==> flow/design.v <==
`timescale 1ns / 1ps
module pcs_10g_enc_64b66b (
    input  wire        clk,
    input  wire        rst_n,
    input  wire [63:0] xgmii_txd,    
    input  wire [7:0]  xgmii_txc,    
    output reg  [65:0] tx_block,      
    output reg         tx_block_valid,
    output reg         encode_error   
);
reg [65:0] block_next;
reg        error_next;
wire [7:0] d0 = xgmii_txd[ 7: 0];
wire [7:0] d1 = xgmii_txd[15: 8];
wire [7:0] d2 = xgmii_txd[23:16];
wire [7:0] d3 = xgmii_txd[31:24];
wire [7:0] d4 = xgmii_txd[39:32];
wire [7:0] d5 = xgmii_txd[47:40];
wire [7:0] d6 = xgmii_txd[55:48];
wire [7:0] d7 = xgmii_txd[63:56];
wire c0 = xgmii_txc[0];
wire c1 = xgmii_txc[1];
wire c2 = xgmii_txc[2];
wire c3 = xgmii_txc[3];
wire c4 = xgmii_txc[4];
wire c5 = xgmii_txc[5];
wire c6 = xgmii_txc[6];
wire c7 = xgmii_txc[7];
function [6:0] ctrl_encode;
    input [7:0] xgmii_char;
    begin
        case (xgmii_char)
            8'h07:   ctrl_encode = 7'h00;
            8'hFE:  ctrl_encode = 7'h1E;
            default:       ctrl_encode = 7'h1E;  
        endcase
    end
endfunction
function [3:0] ocode_encode;
    input [7:0] xgmii_char;
    begin
        case (xgmii_char)
            8'h9C: ocode_encode = 4'h0;
            8'h5C: ocode_encode = 4'hF;
            default:       ocode_encode = 4'h0;
        endcase
    end
endfunction
always @(*) begin
    block_next = 66'd0;
    error_next = 1'b0;
    if (xgmii_txc == 8'h00) begin
        block_next = {2'b01, xgmii_txd};
    end else if (c0 && d0 == 8'hFB && xgmii_txc[7:1] == 7'h00) begin
        block_next = {2'b10, 8'h33,
                      d7, d6, d5, d4, d3, d2, d1};
    end else if (c0 && d0 == 8'hFD && xgmii_txc[7:1] == 7'h7F) begin
        block_next = {2'b10, 8'h87,
                      ctrl_encode(d7), ctrl_encode(d6),
                      ctrl_encode(d5), ctrl_encode(d4),
                      ctrl_encode(d3), ctrl_encode(d2),
                      ctrl_encode(d1), 7'b0};
    end else if (!c0 && c1 && d1 == 8'hFD && xgmii_txc[7:2] == 6'h3F) begin
        block_next = {2'b10, 8'h99,
                      ctrl_encode(d7), ctrl_encode(d6),
                      ctrl_encode(d5), ctrl_encode(d4),
                      ctrl_encode(d3), ctrl_encode(d2),
                      d0, 6'b0};
    end else if (xgmii_txc[1:0] == 2'b00 && c2 && d2 == 8'hFD && xgmii_txc[7:3] == 5'h1F) begin
        block_next = {2'b10, 8'hAA,
                      ctrl_encode(d7), ctrl_encode(d6),
                      ctrl_encode(d5), ctrl_encode(d4),
                      ctrl_encode(d3),
                      d1, d0, 5'b0};
    end else if (xgmii_txc[2:0] == 3'b000 && c3 && d3 == 8'hFD && xgmii_txc[7:4] == 4'hF) begin
        block_next = {2'b10, 8'hB4,
                      ctrl_encode(d7), ctrl_encode(d6),
                      ctrl_encode(d5), ctrl_encode(d4),
                      d2, d1, d0, 4'b0};
    end else if (xgmii_txc[3:0] == 4'h0 && c4 && d4 == 8'hFD && xgmii_txc[7:5] == 3'h7) begin
        block_next = {2'b10, 8'hCC,
                      ctrl_encode(d7), ctrl_encode(d6),
                      ctrl_encode(d5),
                      d3, d2, d1, d0, 3'b0};
    end else if (xgmii_txc[4:0] == 5'h00 && c5 && d5 == 8'hFD && xgmii_txc[7:6] == 2'h3) begin
        block_next = {2'b10, 8'hD2,
                      ctrl_encode(d7), ctrl_encode(d6),
                      d4, d3, d2, d1, d0, 2'b0};
    end else if (xgmii_txc[5:0] == 6'h00 && c6 && d6 == 8'hFD && c7) begin
        block_next = {2'b10, 8'hE1,
                      ctrl_encode(d7),
                      d5, d4, d3, d2, d1, d0, 1'b0};
    end else if (xgmii_txc[6:0] == 7'h00 && c7 && d7 == 8'hFD) begin
        block_next = {2'b10, 8'hFF,
                      d6, d5, d4, d3, d2, d1, d0};
    end else if (xgmii_txc == 8'hF0 && c4 && d4 == 8'hFB) begin
        block_next = {2'b10, 8'h78,
                      d7, d6, d5, 4'h0, d3, d2, d1, d0};
    end else if (c0 && (d0 == 8'h9C || d0 == 8'h5C) &&
                 xgmii_txc[3:1] == 3'b000 &&
                 c4 && (d4 == 8'h9C || d4 == 8'h5C) &&
                 xgmii_txc[7:5] == 3'b000) begin
        block_next = {2'b10, 8'h2D,
                      d7, d6, d5, ocode_encode(d4),
                      d3, d2, d1, ocode_encode(d0)};
    end else if (c0 && (d0 == 8'h9C || d0 == 8'h5C) &&
                 xgmii_txc[3:1] == 3'b000 &&
                 c4 && d4 == 8'hFB &&
                 xgmii_txc[7:5] == 3'b000) begin
        block_next = {2'b10, 8'h66,
                      d7, d6, d5, 4'h0, d3, d2, d1, ocode_encode(d0)};
    end else if (xgmii_txc == 8'hFF) begin
        block_next = {2'b10, 8'h1E,
                      ctrl_encode(d7), ctrl_encode(d6),
                      ctrl_encode(d5), ctrl_encode(d4),
                      ctrl_encode(d3), ctrl_encode(d2),
                      ctrl_encode(d1), ctrl_encode(d0)};
    end else begin
        block_next = {2'b10, 8'h1E,
                      7'h1E, 7'h1E, 7'h1E, 7'h1E,
                      7'h1E, 7'h1E, 7'h1E, 7'h1E};
        error_next = 1'b1;
    end
end
always @(posedge clk or negedge rst_n) begin
    if (!rst_n) begin
        tx_block       <= {2'b10, 8'h1E, 56'd0};  
        tx_block_valid <= 1'b0;
        encode_error   <= 1'b0;
    end else begin
        tx_block       <= block_next;
        tx_block_valid <= 1'b1;
        encode_error   <= error_next;
    end
end
endmodule
`timescale 1ns / 1ps
module pcs_10g_scrambler (
    input  wire        clk,
    input  wire        rst_n,
    input  wire [65:0] tx_block_in,
    input  wire        tx_block_valid,
    output reg  [65:0] tx_block_out,
    output reg         tx_block_out_valid
);
reg [57:0] lfsr;
reg [63:0] scrambled_data;
reg [57:0] lfsr_next;
integer i;
always @(*) begin
    lfsr_next = lfsr;
    scrambled_data = 64'd0;
    for (i = 0; i < 64; i = i + 1) begin
        scrambled_data[i] = tx_block_in[i] ^ lfsr_next[38] ^ lfsr_next[57];
        lfsr_next = {lfsr_next[56:0], scrambled_data[i]};
    end
end
always @(posedge clk or negedge rst_n) begin
    if (!rst_n) begin
        lfsr               <= 58'h3FF_FFFF_FFFF_FFFF;  
        tx_block_out       <= 66'd0;
        tx_block_out_valid <= 1'b0;
    end else if (tx_block_valid) begin
        lfsr               <= lfsr_next;
        tx_block_out       <= {tx_block_in[65:64], scrambled_data};
        tx_block_out_valid <= 1'b1;
    end else begin
        tx_block_out_valid <= 1'b0;
    end
end
endmodule
`timescale 1ns / 1ps
module pcs_10g_tx_gearbox (
    input  wire        clk,         
    input  wire        rst_n,
    input  wire [65:0] tx_block,
    input  wire        tx_block_valid,
    output reg  [15:0] tx_data,
    output reg  [1:0]  tx_header,
    output reg         tx_data_valid,
    output wire        tx_ready,     
    input  wire        tx_sequence_done  
);
reg [79:0]  shift_reg;
reg [6:0]   bit_count;      
assign tx_ready = (bit_count <= 7'd16);
reg [1:0] stored_header;
reg       header_valid;
always @(posedge clk or negedge rst_n) begin
    if (!rst_n) begin
        shift_reg    <= 80'd0;
        bit_count    <= 7'd0;
        tx_data      <= 16'd0;
        tx_header    <= 2'b00;
        tx_data_valid <= 1'b0;
        stored_header <= 2'b00;
        header_valid  <= 1'b0;
    end else begin
        tx_data_valid <= 1'b0;
        if (tx_block_valid && tx_ready) begin
            stored_header <= tx_block[65:64];
            header_valid  <= 1'b1;
            shift_reg <= shift_reg | ({16'd0, tx_block[63:0]} << bit_count);
            bit_count <= bit_count + 7'd64;
        end
        if (bit_count >= 7'd16 || (tx_block_valid && tx_ready && (bit_count + 7'd64) >= 7'd16)) begin
            if (bit_count >= 7'd16) begin
                tx_data       <= shift_reg[15:0];
                tx_header     <= header_valid ? stored_header : 2'b01;
                tx_data_valid <= 1'b1;
                header_valid  <= 1'b0;
                shift_reg <= shift_reg >> 16;
                bit_count <= bit_count - 7'd16;
            end
        end
    end
end
endmodule
`timescale 1ns / 1ps
module pcs_10g_rx_gearbox (
    input  wire        clk,
    input  wire        rst_n,
    input  wire [15:0] rx_data,
    input  wire [1:0]  rx_header,
    input  wire        rx_data_valid,
    input  wire        rx_header_valid,
    output reg  [65:0] rx_block,
    output reg         rx_block_valid,
    input  wire        slip            
);
reg [81:0]  shift_reg;        
reg [6:0]   bit_count;
reg [6:0]   slip_offset;      
reg [1:0]   pending_header;
reg         has_header;
always @(posedge clk or negedge rst_n) begin
    if (!rst_n) begin
        shift_reg     <= 82'd0;
        bit_count     <= 7'd0;
        rx_block      <= 66'd0;
        rx_block_valid <= 1'b0;
        slip_offset   <= 7'd0;
        pending_header <= 2'b00;
        has_header    <= 1'b0;
    end else begin
        rx_block_valid <= 1'b0;
        if (slip) begin
            if (bit_count > 0) begin
                shift_reg <= shift_reg >> 1;
                bit_count <= bit_count - 7'd1;
            end
            if (slip_offset == 7'd65)
                slip_offset <= 7'd0;
            else
                slip_offset <= slip_offset + 7'd1;
        end
        if (rx_data_valid) begin
            shift_reg <= shift_reg | ({66'd0, rx_data} << bit_count);
            bit_count <= bit_count + 7'd16;
            if (rx_header_valid) begin
                pending_header <= rx_header;
                has_header     <= 1'b1;
            end
        end
        if (bit_count >= 7'd66) begin
            if (has_header) begin
                rx_block <= {pending_header, shift_reg[63:0]};
                shift_reg <= shift_reg >> 64;
                bit_count <= bit_count - 7'd64;
                has_header <= 1'b0;
            end else begin
                rx_block <= shift_reg[65:0];
                shift_reg <= shift_reg >> 66;
                bit_count <= bit_count - 7'd66;
            end
            rx_block_valid <= 1'b1;
        end
    end
end
endmodule
`timescale 1ns / 1ps
module pcs_10g_block_sync (
    input  wire        clk,
    input  wire        rst_n,
    input  wire [1:0]  rx_sync_header,
    input  wire        rx_valid,
    output reg         block_lock,     
    output reg         slip,           
    output reg         hi_ber,         
    output reg  [15:0] sh_valid_cnt,   
    output reg  [15:0] sh_invalid_cnt  
);
localparam [1:0] ST_LOCK_INIT = 2'd0;
localparam [1:0] ST_RESET_CNT = 2'd1;
localparam [1:0] ST_TEST_SH   = 2'd2;
localparam [1:0] ST_LOCKED    = 2'd3;
reg [1:0] state;
wire sh_valid = (rx_sync_header == 2'b01) || (rx_sync_header == 2'b10);
wire sh_invalid = !sh_valid;
reg [12:0] ber_test_cnt;      
reg [5:0]  ber_bad_cnt;       
always @(posedge clk or negedge rst_n) begin
    if (!rst_n) begin
        state          <= ST_LOCK_INIT;
        block_lock     <= 1'b0;
        slip           <= 1'b0;
        hi_ber         <= 1'b1;
        sh_valid_cnt   <= 16'd0;
        sh_invalid_cnt <= 16'd0;
        ber_test_cnt   <= 13'd0;
        ber_bad_cnt    <= 6'd0;
    end else begin
        slip <= 1'b0;  
        if (rx_valid) begin
            case (state)
                ST_LOCK_INIT: begin
                    block_lock <= 1'b0;
                    hi_ber     <= 1'b1;
                    if (sh_valid) begin
                        state        <= ST_RESET_CNT;
                        sh_valid_cnt <= 16'd1;
                    end else begin
                        slip <= 1'b1;
                    end
                end
                ST_RESET_CNT: begin
                    sh_valid_cnt   <= 16'd1;
                    sh_invalid_cnt <= 16'd0;
                    state          <= ST_TEST_SH;
                end
                ST_TEST_SH: begin
                    if (sh_valid) begin
                        sh_valid_cnt <= sh_valid_cnt + 16'd1;
                        if (sh_valid_cnt >= 64 - 1) begin
                            state      <= ST_LOCKED;
                            block_lock <= 1'b1;
                            hi_ber     <= 1'b0;
                            ber_test_cnt <= 13'd0;
                            ber_bad_cnt  <= 6'd0;
                        end
                    end else begin
                        slip  <= 1'b1;
                        state <= ST_LOCK_INIT;
                        sh_valid_cnt <= 16'd0;
                    end
                end
                ST_LOCKED: begin
                    ber_test_cnt <= ber_test_cnt + 13'd1;
                    if (sh_invalid) begin
                        sh_invalid_cnt <= sh_invalid_cnt + 16'd1;
                        ber_bad_cnt    <= ber_bad_cnt + 6'd1;
                    end
                    if (ber_test_cnt >= 13'd8191) begin
                        if (ber_bad_cnt >= 6'd16) begin
                            hi_ber     <= 1'b1;
                            block_lock <= 1'b0;
                            state      <= ST_LOCK_INIT;
                            sh_valid_cnt   <= 16'd0;
                            sh_invalid_cnt <= 16'd0;
                        end else begin
                            hi_ber <= 1'b0;
                        end
                        ber_test_cnt <= 13'd0;
                        ber_bad_cnt  <= 6'd0;
                    end
                end
                default: state <= ST_LOCK_INIT;
            endcase
        end
    end
end
endmodule
`timescale 1ns / 1ps
module pcs_10g_descrambler (
    input  wire        clk,
    input  wire        rst_n,
    input  wire [65:0] rx_block_in,
    input  wire        rx_block_valid,
    output reg  [65:0] rx_block_out,
    output reg         rx_block_out_valid
);
reg [57:0] lfsr;
reg [63:0] descrambled_data;
reg [57:0] lfsr_next;
integer i;
always @(*) begin
    lfsr_next = lfsr;
    descrambled_data = 64'd0;
    for (i = 0; i < 64; i = i + 1) begin
        descrambled_data[i] = rx_block_in[i] ^ lfsr_next[38] ^ lfsr_next[57];
        lfsr_next = {lfsr_next[56:0], rx_block_in[i]};  
    end
end
always @(posedge clk or negedge rst_n) begin
    if (!rst_n) begin
        lfsr               <= 58'h3FF_FFFF_FFFF_FFFF;
        rx_block_out       <= 66'd0;
        rx_block_out_valid <= 1'b0;
    end else if (rx_block_valid) begin
        lfsr               <= lfsr_next;
        rx_block_out       <= {rx_block_in[65:64], descrambled_data};
        rx_block_out_valid <= 1'b1;
    end else begin
        rx_block_out_valid <= 1'b0;
    end
end
endmodule
`timescale 1ns / 1ps
module pcs_10g_dec_64b66b (
    input  wire        clk,
    input  wire        rst_n,
    input  wire [65:0] rx_block,
    input  wire        rx_block_valid,
    output reg  [63:0] xgmii_rxd,
    output reg  [7:0]  xgmii_rxc,
    output reg         decode_error,    
    output reg         rx_data_valid
);
wire [1:0]  sync_header   = rx_block[65:64];
wire [7:0]  block_type    = rx_block[63:56];
wire [55:0] block_payload = rx_block[55:0];
wire [63:0] data_payload  = rx_block[63:0];
function [7:0] ctrl_decode;
    input [6:0] code;
    begin
        case (code)
            7'h00:    ctrl_decode = 8'h07;
            7'h1E:   ctrl_decode = 8'hFE;
            7'h06:     ctrl_decode = 8'h07;
            default:       ctrl_decode = 8'hFE;
        endcase
    end
endfunction
function [7:0] ocode_decode;
    input [3:0] code;
    begin
        case (code)
            4'h0: ocode_decode = 8'h9C;
            4'hF: ocode_decode = 8'h5C;
            default:    ocode_decode = 8'h9C;
        endcase
    end
endfunction
reg [63:0] rxd_next;
reg [7:0]  rxc_next;
reg        err_next;
always @(*) begin
    rxd_next = {8{8'hFE}};
    rxc_next = 8'hFF;
    err_next = 1'b0;
    if (!rx_block_valid) begin
        rxd_next = {8{8'h07}};
        rxc_next = 8'hFF;
    end else if (sync_header == 2'b01) begin
        rxd_next = data_payload;
        rxc_next = 8'h00;
    end else if (sync_header == 2'b10) begin
        case (block_type)
            8'h1E: begin
                rxd_next = {ctrl_decode(block_payload[55:49]),   
                            ctrl_decode(block_payload[48:42]),   
                            ctrl_decode(block_payload[41:35]),   
                            ctrl_decode(block_payload[34:28]),   
                            ctrl_decode(block_payload[27:21]),   
                            ctrl_decode(block_payload[20:14]),   
                            ctrl_decode(block_payload[13: 7]),   
                            ctrl_decode(block_payload[ 6: 0])};  
                rxc_next = 8'hFF;
            end
            8'h33: begin
                rxd_next = {block_payload[55:48],   
                            block_payload[47:40],   
                            block_payload[39:32],   
                            block_payload[31:24],   
                            block_payload[23:16],   
                            block_payload[15: 8],   
                            block_payload[ 7: 0],   
                            8'hFB};          
                rxc_next = 8'h01;
            end
            8'h2D: begin
                rxd_next = {block_payload[55:48],                
                            block_payload[47:40],                
                            block_payload[39:32],                
                            ocode_decode(block_payload[31:28]),  
                            block_payload[27:20],                
                            block_payload[19:12],                
                            block_payload[11: 4],                
                            ocode_decode(block_payload[ 3: 0])}; 
                rxc_next = 8'h11;
            end
            8'h66: begin
                rxd_next = {block_payload[55:48],                
                            block_payload[47:40],                
                            block_payload[39:32],                
                            8'hFB,                        
                            block_payload[27:20],                
                            block_payload[19:12],                
                            block_payload[11: 4],                
                            ocode_decode(block_payload[ 3: 0])}; 
                rxc_next = 8'h11;
            end
            8'h78: begin
                rxd_next = {block_payload[55:48],   
                            block_payload[47:40],   
                            block_payload[39:32],   
                            8'hFB,           
                            block_payload[27:20],   
                            block_payload[19:12],   
                            block_payload[11: 4],   
                            block_payload[ 3: 0], 4'b0};  
                rxc_next = 8'h10;
            end
            8'h87: begin
                rxd_next = {ctrl_decode(block_payload[55:49]),   
                            ctrl_decode(block_payload[48:42]),   
                            ctrl_decode(block_payload[41:35]),   
                            ctrl_decode(block_payload[34:28]),   
                            ctrl_decode(block_payload[27:21]),   
                            ctrl_decode(block_payload[20:14]),   
                            ctrl_decode(block_payload[13: 7]),   
                            8'hFD};                        
                rxc_next = 8'hFF;
            end
            8'h99: begin
                rxd_next = {ctrl_decode(block_payload[55:49]),   
                            ctrl_decode(block_payload[48:42]),   
                            ctrl_decode(block_payload[41:35]),   
                            ctrl_decode(block_payload[34:28]),   
                            ctrl_decode(block_payload[27:21]),   
                            ctrl_decode(block_payload[20:14]),   
                            8'hFD,                         
                            block_payload[13:6]};                 
                rxc_next = 8'hFE;
            end
            8'hAA: begin
                rxd_next = {ctrl_decode(block_payload[55:49]),   
                            ctrl_decode(block_payload[48:42]),   
                            ctrl_decode(block_payload[41:35]),   
                            ctrl_decode(block_payload[34:28]),   
                            ctrl_decode(block_payload[27:21]),   
                            8'hFD,                         
                            block_payload[20:13],                 
                            block_payload[12: 5]};                
                rxc_next = 8'hFC;
            end
            8'hB4: begin
                rxd_next = {ctrl_decode(block_payload[55:49]),   
                            ctrl_decode(block_payload[48:42]),   
                            ctrl_decode(block_payload[41:35]),   
                            ctrl_decode(block_payload[34:28]),   
                            8'hFD,                         
                            block_payload[27:20],                 
                            block_payload[19:12],                 
                            block_payload[11: 4]};                
                rxc_next = 8'hF8;
            end
            8'hCC: begin
                rxd_next = {ctrl_decode(block_payload[55:49]),   
                            ctrl_decode(block_payload[48:42]),   
                            ctrl_decode(block_payload[41:35]),   
                            8'hFD,                         
                            block_payload[34:27],                 
                            block_payload[26:19],                 
                            block_payload[18:11],                 
                            block_payload[10: 3]};                
                rxc_next = 8'hF0;
            end
            8'hD2: begin
                rxd_next = {ctrl_decode(block_payload[55:49]),   
                            ctrl_decode(block_payload[48:42]),   
                            8'hFD,                         
                            block_payload[41:34],                 
                            block_payload[33:26],                 
                            block_payload[25:18],                 
                            block_payload[17:10],                 
                            block_payload[ 9: 2]};                
                rxc_next = 8'hE0;
            end
            8'hE1: begin
                rxd_next = {ctrl_decode(block_payload[55:49]),   
                            8'hFD,                         
                            block_payload[48:41],                 
                            block_payload[40:33],                 
                            block_payload[32:25],                 
                            block_payload[24:17],                 
                            block_payload[16: 9],                 
                            block_payload[ 8: 1]};                
                rxc_next = 8'hC0;
            end
            8'hFF: begin
                rxd_next = {8'hFD,                         
                            block_payload[55:48],                 
                            block_payload[47:40],                 
                            block_payload[39:32],                 
                            block_payload[31:24],                 
                            block_payload[23:16],                 
                            block_payload[15: 8],                 
                            block_payload[ 7: 0]};                
                rxc_next = 8'h80;
            end
            default: begin
                rxd_next = {8{8'hFE}};
                rxc_next = 8'hFF;
                err_next = 1'b1;
            end
        endcase
    end else begin
        rxd_next = {8{8'hFE}};
        rxc_next = 8'hFF;
        err_next = 1'b1;
    end
end
always @(posedge clk or negedge rst_n) begin
    if (!rst_n) begin
        xgmii_rxd    <= {8{8'h07}};
        xgmii_rxc    <= 8'hFF;
        decode_error  <= 1'b0;
        rx_data_valid <= 1'b0;
    end else begin
        xgmii_rxd    <= rxd_next;
        xgmii_rxc    <= rxc_next;
        decode_error  <= err_next;
        rx_data_valid <= rx_block_valid;
    end
end
endmodule
`timescale 1ns / 1ps
module pcs_10g_ber_monitor (
    input  wire        clk,
    input  wire        rst_n,
    input  wire        block_lock,
    input  wire        hi_ber,
    input  wire [15:0] sh_invalid_cnt,
    input  wire        rx_decode_error,
    output reg         pcs_status,        
    output reg         pcs_status_ll,     
    input  wire        status_read,       
    output reg  [15:0] ber_count,         
    output reg  [7:0]  errored_block_count,  
    output reg         rx_link_up         
);
wire pcs_status_raw = block_lock & ~hi_ber;
localparam LINK_TIMER_MAX = 23'd6440000;
reg [22:0] link_timer;
always @(posedge clk or negedge rst_n) begin
    if (!rst_n) begin
        pcs_status        <= 1'b0;
        pcs_status_ll     <= 1'b0;
        ber_count         <= 16'd0;
        errored_block_count <= 8'd0;
        rx_link_up        <= 1'b0;
        link_timer        <= 23'd0;
    end else begin
        pcs_status <= pcs_status_raw;
        if (!pcs_status_raw) begin
            pcs_status_ll <= 1'b0;
        end else if (status_read) begin
            pcs_status_ll <= pcs_status_raw;
        end else if (!pcs_status_ll && pcs_status_raw) begin
            pcs_status_ll <= 1'b1;
        end
        if (!block_lock) begin
            ber_count <= 16'd0;
        end else if (hi_ber) begin
            if (ber_count != 16'hFFFF)  
                ber_count <= ber_count + 16'd1;
        end
        if (!block_lock) begin
            errored_block_count <= 8'd0;
        end else if (rx_decode_error) begin
            if (errored_block_count != 8'hFF)
                errored_block_count <= errored_block_count + 8'd1;
        end
        if (pcs_status_raw) begin
            if (link_timer >= LINK_TIMER_MAX) begin
                rx_link_up <= 1'b1;
            end else begin
                link_timer <= link_timer + 23'd1;
            end
        end else begin
            rx_link_up <= 1'b0;
            link_timer <= 23'd0;
        end
    end
end
endmodule
`timescale 1ns / 1ps
module pcs_10g_top #(
    parameter INIT_IDLE_DISPATCH = 1   
) (
    input  wire        clk,            
    input  wire        rst_n,          
    input  wire [63:0] xgmii_txd,      
    input  wire [7:0]  xgmii_txc,      
    output wire [63:0] xgmii_rxd,      
    output wire [7:0]  xgmii_rxc,      
    output wire [15:0] gth_txdata,     
    output wire [1:0]  gth_txheader,   
    output wire        gth_txdata_valid,
    input  wire [15:0] gth_rxdata,     
    input  wire [1:0]  gth_rxheader,   
    input  wire        gth_rxdata_valid,
    input  wire        gth_rxheader_valid,
    output wire        gth_txsequence_done,  
    input  wire        gth_rxgearboxslip,    
    output wire        block_lock,     
    output wire        hi_ber,         
    output wire        pcs_status,     
    output wire        rx_link_up,     
    output wire        tx_encode_err,  
    output wire        rx_decode_err,  
    output wire [15:0] ber_count,      
    output wire [7:0]  errored_blocks, 
    input  wire        status_read,    
    output wire        pcs_status_ll   
);
wire [65:0] enc_block;
wire        enc_valid;
wire        enc_error;
pcs_10g_enc_64b66b u_encoder (
    .clk            (clk),
    .rst_n          (rst_n),
    .xgmii_txd      (xgmii_txd),
    .xgmii_txc      (xgmii_txc),
    .tx_block        (enc_block),
    .tx_block_valid  (enc_valid),
    .encode_error    (enc_error)
);
assign tx_encode_err = enc_error;
wire [65:0] scr_block;
wire        scr_valid;
pcs_10g_scrambler u_scrambler (
    .clk              (clk),
    .rst_n            (rst_n),
    .tx_block_in       (enc_block),
    .tx_block_valid    (enc_valid),
    .tx_block_out      (scr_block),
    .tx_block_out_valid(scr_valid)
);
pcs_10g_tx_gearbox u_tx_gearbox (
    .clk              (clk),
    .rst_n            (rst_n),
    .tx_block          (scr_block),
    .tx_block_valid    (scr_valid),
    .tx_data           (gth_txdata),
    .tx_header         (gth_txheader),
    .tx_data_valid     (gth_txdata_valid),
    .tx_ready          (),
    .tx_sequence_done  (1'b1)
);
assign gth_txsequence_done = 1'b1;
wire [65:0] rgbox_block;
wire        rgbox_valid;
wire        slip_cmd;
pcs_10g_rx_gearbox u_rx_gearbox (
    .clk              (clk),
    .rst_n            (rst_n),
    .rx_data           (gth_rxdata),
    .rx_header         (gth_rxheader),
    .rx_data_valid     (gth_rxdata_valid),
    .rx_header_valid   (gth_rxheader_valid),
    .rx_block          (rgbox_block),
    .rx_block_valid    (rgbox_valid),
    .slip              (slip_cmd)
);
wire        blk_lock;
wire        blk_hi_ber;
wire [15:0] blk_sh_valid;
wire [15:0] blk_sh_invalid;
pcs_10g_block_sync u_block_sync (
    .clk              (clk),
    .rst_n            (rst_n),
    .rx_sync_header    (rgbox_block[65:64]),
    .rx_valid          (rgbox_valid),
    .block_lock        (blk_lock),
    .slip              (slip_cmd),
    .hi_ber            (blk_hi_ber),
    .sh_valid_cnt      (blk_sh_valid),
    .sh_invalid_cnt    (blk_sh_invalid)
);
assign block_lock = blk_lock;
assign hi_ber     = blk_hi_ber;
wire [65:0] dscr_block;
wire        dscr_valid;
pcs_10g_descrambler u_descrambler (
    .clk                (clk),
    .rst_n              (rst_n),
    .rx_block_in         (rgbox_block),
    .rx_block_valid      (rgbox_valid & blk_lock),
    .rx_block_out        (dscr_block),
    .rx_block_out_valid  (dscr_valid)
);
wire [63:0] dec_rxd;
wire [7:0]  dec_rxc;
wire        dec_error;
wire        dec_valid;
pcs_10g_dec_64b66b u_decoder (
    .clk              (clk),
    .rst_n            (rst_n),
    .rx_block          (dscr_block),
    .rx_block_valid    (dscr_valid),
    .xgmii_rxd         (dec_rxd),
    .xgmii_rxc         (dec_rxc),
    .decode_error      (dec_error),
    .rx_data_valid     (dec_valid)
);
assign xgmii_rxd   = dec_rxd;
assign xgmii_rxc   = dec_rxc;
assign rx_decode_err = dec_error;
pcs_10g_ber_monitor u_ber_monitor (
    .clk                 (clk),
    .rst_n               (rst_n),
    .block_lock          (blk_lock),
    .hi_ber              (blk_hi_ber),
    .sh_invalid_cnt      (blk_sh_invalid),
    .rx_decode_error     (dec_error),
    .pcs_status          (pcs_status),
    .pcs_status_ll       (pcs_status_ll),
    .status_read         (status_read),
    .ber_count           (ber_count),
    .errored_block_count (errored_blocks),
    .rx_link_up          (rx_link_up)
);
endmodule
# From RTL to reports: pcs_10g_top
# Each step is given for the RTL above and for the edited RTL.
# "orig" refers to lines of the RTL above, "edited" to lines of the edited file.
# "delta" is "edited" less "orig", of the values as shown; "change_rel_pct" is that difference over "orig", in percent.
# Operators: Yosys type, input widths -> output width; for muxes data width and select width s.
# Library cell names are shortened.
# The mark -- stands for no value.
# setup
design,pcs_10g_top
clock_port,clk
library,sky130hd
corner,tt_025C_1v80

# The edit
# The edit as a unified diff against the file above.
# The edit is scripted, without regard to the design's behaviour, which it may alter; it was not made to optimise anything.
# begin of diff
@@ -711,9 +711,13 @@
     output wire        tx_encode_err,  
     output wire        rx_decode_err,  
-    output wire [15:0] ber_count,      
+    output wire [15:0] ber_count_o,      
     output wire [7:0]  errored_blocks, 
     input  wire        status_read,    
     output wire        pcs_status_ll   
 );
+wire [15:0] ber_count;
+reg [15:0] ber_count_d1;
+always @(posedge clk) ber_count_d1 <= ber_count;
+assign ber_count_o = ber_count_d1;
 wire [65:0] enc_block;
 wire        enc_valid;
# end of diff

# Word level
# Counts by Yosys on the flattened word-level netlist (proc, flatten, opt, wreduce; memories kept). Register bits leave out memories and registers merged into their read ports (data or address). Print and check cells are left out. Cells with the same type and inputs are merged into one.
# word_totals
element,orig,edited,delta,change_rel_pct
reg_bits,749,765,16,2.14
elab_cells,622,623,1,0.16
# classes
element,orig,edited,delta,change_rel_pct
add_sub_neg,12,12,0,0.00
n_cmp,9,9,0,0.00
n_eq,76,76,0,0.00
shifts,2,2,0,0.00
mux,136,136,0,0.00
logic,261,261,0,0.00
n_reduce_logical,88,88,0,0.00
# Unchanged operator kinds not shown: 85.

# Logic depth
# Longest topological path by Yosys (ltp), each cell counted once; first at word level (registers and memories cut), then after technology mapping (sequential cells cut; the memories' decode and read muxes count).
# depth
element,orig,edited,delta,change_rel_pct
depth_word,20,20,0,0.00
abc_area,0,0,--,--
ltp_mapped,16,13,-3,-18.75

# After synthesis
# The flow's flattened synthesis, as Yosys stat reports it; memories are mapped. The netlist is that of the ABC_AREA named above (0 if unset); the other value can give another one.
# mapped
element,orig,edited,delta,change_rel_pct
cells,4327,4490,163,3.77
synth_area_mm2,0.0400472,0.0410281,0.0009809,2.45
flip_flops,747,763,16,2.14
n_buf,358,366,8,2.23
# types
cell,orig,edited,delta,change_rel_pct
o21ai_0,410,525,115,28.05
a221o_1,24,58,34,141.67
a21oi_1,214,242,28,13.08
a221oi_1,38,66,28,73.68
o221a_2,28,2,-26,-92.86
a222oi_1,59,83,24,40.68
o211ai_1,51,27,-24,-47.06
nor3_1,46,70,24,52.17
nand3_1,84,63,-21,-25.00
o22ai_1,52,33,-19,-36.54
a22oi_1,81,63,-18,-22.22
a31oi_1,54,37,-17,-31.48
o221ai_1,34,17,-17,-50.00
dfxtp_1,0,16,16,--
inv_1,145,160,15,10.34
and2_1,51,37,-14,-27.45
and3_1,37,23,-14,-37.84
nor2_1,218,231,13,5.96
# Unchanged cell types not shown: 14.
# The list need not be complete.
# By module: a second synthesis without flattening, with its own total; a netlist apart from the flattened one above.
# hier_totals
element,orig,edited,delta,change_rel_pct
cells_unflattened,4356,4385,29,0.67
hier_area_mm2,0.04427,0.0446278,0.0003578,0.81
# Rows give one instance, submodules left out.
# by_module_orig
mod,n_inst,n_cells,mod_area_mm2,seq_area_mm2
pcs_10g_rx_gearbox,1,937,0.0090049,0.0039788
pcs_10g_descrambler,1,327,0.0064637,0.0032006
pcs_10g_scrambler,1,510,0.0063123,0.0032006
pcs_10g_enc_64b66b,1,768,0.0060183,0.0017079
pcs_10g_dec_64b66b,1,684,0.0056842,0.0018918
pcs_10g_tx_gearbox,1,506,0.0048634,0.0026275
pcs_10g_block_sync,1,349,0.0032831,0.0014539
pcs_10g_ber_monitor,1,272,0.0026225,0.0012512
pcs_10g_top,1,3,0.0000175,0
# by_module_edited
mod,n_inst,n_cells,mod_area_mm2,seq_area_mm2
pcs_10g_rx_gearbox,1,937,0.0090049,0.0039788
pcs_10g_descrambler,1,327,0.0064637,0.0032006
pcs_10g_scrambler,1,510,0.0063123,0.0032006
pcs_10g_enc_64b66b,1,768,0.0060183,0.0017079
pcs_10g_dec_64b66b,1,684,0.0056842,0.0018918
pcs_10g_tx_gearbox,1,506,0.0048634,0.0026275
pcs_10g_block_sync,1,349,0.0032831,0.0014539
pcs_10g_ber_monitor,1,285,0.0026601,0.0012512
pcs_10g_top,1,19,0.0003378,0.0003203

# Path before layout
# OpenSTA on the mapped netlist: ideal clock, no wires. The path of least setup slack (recovery checks aside). Input and output delay are each 20% of the period. Register names are those of the netlist, which keeps one name where synthesis merged equal registers.
# synth_timing
element,orig,edited,delta,change_rel_pct
kind,register -> register,register -> register,--,--
start,register u_rx_gearbox.bit_count[2],register u_rx_gearbox.bit_count[2],--,--
end,register u_rx_gearbox.shift_reg[27],register u_rx_gearbox.bit_count[3],--,--
tclk_ns,5.0,5.0,0.0,0.00
setup_time_ns,0.123,0.133,0.010,--
launch_ns,0.000,0.000,0.000,--
arrival_time_ns,3.280,3.184,-0.096,-2.93
slack_ns,1.598,1.683,0.085,--
delay_ns,3.403,3.317,-0.086,-2.53
path_stages,15,14,-1,-6.67
n_path_buf,3,3,0,0.00
period_less_setup_slack_ns,3.402,3.317,-0.085,-2.50
# "delay_ns" = arrival - input delay + setup time.
# "path_stages" counts driving pins, that of a launching flip-flop among them; a cell with two outputs on the path counts twice.
# "period_less_setup_slack_ns" is the clock period less the worst setup slack; recovery checks do not enter. This is arithmetic on one report: input and output delays are still those of the set period (20% each).
# The rows between start and end are the longest chain of elaborated cells between them; the timing report does not say that the signal goes this way. Where chains are equally long, one stands for them.
# Each line given opens the expression or statement behind the cell; cells for indexed reads and writes are added by Yosys, which also makes memories of some case tables.
# A register here has more assigning lines than the two given.
# synth_between_orig
cell_sequence,dfrtp_1 > buf_1 > inv_2 > buf_1 > ha_1 > or3b_2 > nor3_1 > nand2b_1 > inv_2 > nor2_1 > nand2_1 > nand2_1 > clkbuf_1 > nor2_1 > o221a_2
elab_chain_len,5
cone_cells,11
lines_between,5
cone_classes,2 x compare; 1 x shift; 4 x mux; 1 x logic; 3 x reduce/logical
# synth_rtl_orig
element,line_no,text
from (decl),232,reg [6:0]   bit_count;
from (assign),250,bit_count <= bit_count - 7'd1;
from (assign),259,bit_count <= bit_count + 7'd16;
$gt 7x1->1,248,if (bit_count > 0) begin
$mux 82,248,
$mux 82,247,if (slip) begin
$mux 82,257,if (rx_data_valid) begin
$mux 82,265,if (bit_count >= 7'd66) begin
to (assign),258,"shift_reg <= shift_reg | ({66'd0, rx_data} << bit_count);"
to (assign),268,shift_reg <= shift_reg >> 64;
to (decl),231,reg [81:0]  shift_reg;
# synth_between_edited
cell_sequence,dfrtp_1 > clkbuf_1 > inv_2 > clkbuf_1 > ha_1 > or3b_2 > a311oi_2 > nand2b_1 > inv_2 > nor2_1 > buf_2 > a21oi_1 > nand3b_1 > xnor2_1
elab_chain_len,5
cone_cells,14
lines_between,9
cone_classes,4 x add/sub; 2 x compare; 5 x mux; 3 x reduce/logical
# synth_rtl_edited
element,line_no,text
from (decl),232,reg [6:0]   bit_count;
from (assign),250,bit_count <= bit_count - 7'd1;
from (assign),259,bit_count <= bit_count + 7'd16;
$sub 7x1->7,250,
$mux 7,248,if (bit_count > 0) begin
$mux 7,247,if (slip) begin
$mux 7,257,if (rx_data_valid) begin
$mux 7,265,if (bit_count >= 7'd66) begin
to (assign),259,
to (assign),269,bit_count <= bit_count - 7'd64;
to (decl),232,

# Worst path after layout
# From the final timing report of each run of pair 1: the path of least setup slack in the routed layout; clock arrival at registers is part of the times.
# layout_timing
element,orig,edited,delta,change_rel_pct
kind,input -> register,register -> register,--,--
start,input port xgmii_txc[1],register u_descrambler.rx_block_out[60],--,--
end,register u_encoder.tx_block[52],register u_decoder.xgmii_rxd[36],--,--
tclk_ns,5.0,5.0,0.0,0.00
setup_time_ns,0.14,0.22,0.08,--
launch_ns,1.00,0.65,-0.35,-35.00
arrival_time_ns,4.51,4.61,0.10,2.22
slack_ns,1.00,0.82,-0.18,--
path_stages,9,8,-1,-11.11
n_path_buf,2,0,-2,-100.00
# The rows between start and end are the longest chain of elaborated cells between them; the timing report does not say that the signal goes this way. Where chains are equally long, one stands for them.
# layout_between_orig
cell_sequence,clkdlybuf4s50_1 > or4_1 > nor3_1 > nand3_1 > buf_4 > nand2_1 > nor2_1 > o21ai_0 > o21ai_1
elab_chain_len,18
cone_cells,56
cone_classes,3 x eq/ne; 14 x mux; 39 x reduce/logical
# layout_rtl_orig
element,line_no,text
from (decl),695,"input  wire [7:0]  xgmii_txc,"
$logic_not 3->1,107,xgmii_txc[3:1] == 3'b000 &&
$logic_and 1x1->1 x4,106,end else if (c0 && (d0 == 8'h9C || d0 == 8'h5C) &&
$mux 66,106,
$mux 66,99,end else if (c0 && (d0 == 8'h9C || d0 == 8'h5C) &&
$mux 66,96,end else if (xgmii_txc == 8'hF0 && c4 && d4 == 8'hFB) begin
$mux 66,93,end else if (xgmii_txc[6:0] == 7'h00 && c7 && d7 == 8'hFD) begin
$mux 66,89,end else if (xgmii_txc[5:0] == 6'h00 && c6 && d6 == 8'hFD && c7) begin
$mux 66,85,end else if (xgmii_txc[4:0] == 5'h00 && c5 && d5 == 8'hFD && xgmii_txc[7:6] == 2'h3) begin
$mux 66,80,end else if (xgmii_txc[3:0] == 4'h0 && c4 && d4 == 8'hFD && xgmii_txc[7:5] == 3'h7) begin
$mux 66,75,end else if (xgmii_txc[2:0] == 3'b000 && c3 && d3 == 8'hFD && xgmii_txc[7:4] == 4'hF) begin
$mux 66,69,end else if (xgmii_txc[1:0] == 2'b00 && c2 && d2 == 8'hFD && xgmii_txc[7:3] == 5'h1F) begin
$mux 66,63,end else if (!c0 && c1 && d1 == 8'hFD && xgmii_txc[7:2] == 6'h3F) begin
$mux 66,57,end else if (c0 && d0 == 8'hFD && xgmii_txc[7:1] == 7'h7F) begin
$mux 66,54,end else if (c0 && d0 == 8'hFB && xgmii_txc[7:1] == 7'h00) begin
$mux 66,52,if (xgmii_txc == 8'h00) begin
to (assign),127,"tx_block       <= {2'b10, 8'h1E, 56'd0};"
to (assign),131,tx_block       <= block_next;
to (decl),7,"output reg  [65:0] tx_block,"
# layout_between_edited
cell_sequence,dfrtp_1 > nor4bb_1 > and4_1 > or3_1 > nor4b_1 > nand2b_1 > nor4_1 > a31oi_1
elab_chain_len,5
cone_cells,17
lines_between,4
cone_classes,13 x eq/ne; 4 x mux
# layout_rtl_edited
element,line_no,text
from (decl),379,"output reg  [65:0] rx_block_out,"
from (assign),397,rx_block_out       <= 66'd0;
from (assign),401,"rx_block_out       <= {rx_block_in[65:64], descrambled_data};"
$eq 8x8->1,458,case (block_type)
$pmux 64 s13,458,
$mux 64,457,end else if (sync_header == 2'b10) begin
$mux 64,454,end else if (sync_header == 2'b01) begin
$mux 64,451,if (!rx_block_valid) begin
to (assign),616,xgmii_rxd    <= {8{8'h07}};
to (assign),621,xgmii_rxd    <= rxd_next;
to (decl),414,"output reg  [63:0] xgmii_rxd,"

# Measured runs
# Runs of the flow (Yosys, OpenROAD) on both versions; the two runs of a pair have the same settings. The constraints put input and output delay at 20% of the set period each and load the outputs with 0.01 pF.
# settings_pair_1
period_ns,5.0
CAP_MARGIN,20
CORE_MARGIN,2
CORE_UTILIZATION,40
SLEW_MARGIN,20
# measured_pair_1
element,orig,edited,delta,change_rel_pct
yosys.chip_area_mm2,0.0400472,0.0410281,0.0009809,2.45
total_die_area_mm2,0.102666,0.105148,0.002482,2.42
final_stdcell_area_mm2,0.0461142,0.0472741,0.0011599,2.52
fin_util_pct,46.2,46.5,0.3,--
setup_ws_ns,1.002,0.816,-0.186,--
setup_tns_ns,0.000,0.000,0.000,--
power_w,0.021469,0.022417,0.000948,4.42
achievedPeriod_ns,3.998,4.184,0.186,4.65
# settings_pair_2
CORE_UTILIZATION,42
CTS_CLUSTER_SIZE,70
GPL_TIMING_DRIVEN,1
MAX_ROUTING_LAYER,met5
PLACE_DENSITY_LB_ADDON,0.11
TNS_END_PERCENT,80
period_ns,2.99
CAP_MARGIN,20
CORE_MARGIN,2
SLEW_MARGIN,20
# measured_pair_2
element,orig,edited,delta,change_rel_pct
yosys.chip_area_mm2,0.0400472,0.0410281,0.0009809,2.45
total_die_area_mm2,0.0978376,0.100201,0.0023634,2.42
final_stdcell_area_mm2,0.0486417,0.0502031,0.0015614,3.21
fin_util_pct,51.3,51.9,0.6,--
setup_ws_ns,0.153,0.125,-0.028,--
setup_tns_ns,0.000,0.000,0.000,--
power_w,0.037203,0.039146,0.001943,5.22
achievedPeriod_ns,2.837,2.865,0.028,0.99
# "achievedPeriod_ns" is the run's clock period less its worst setup slack. It is reckoned from that one timing run; input and output delays stay at 20% of the period that was set.
# "power_w" is the tool's figure for a default switching activity; nothing was simulated.
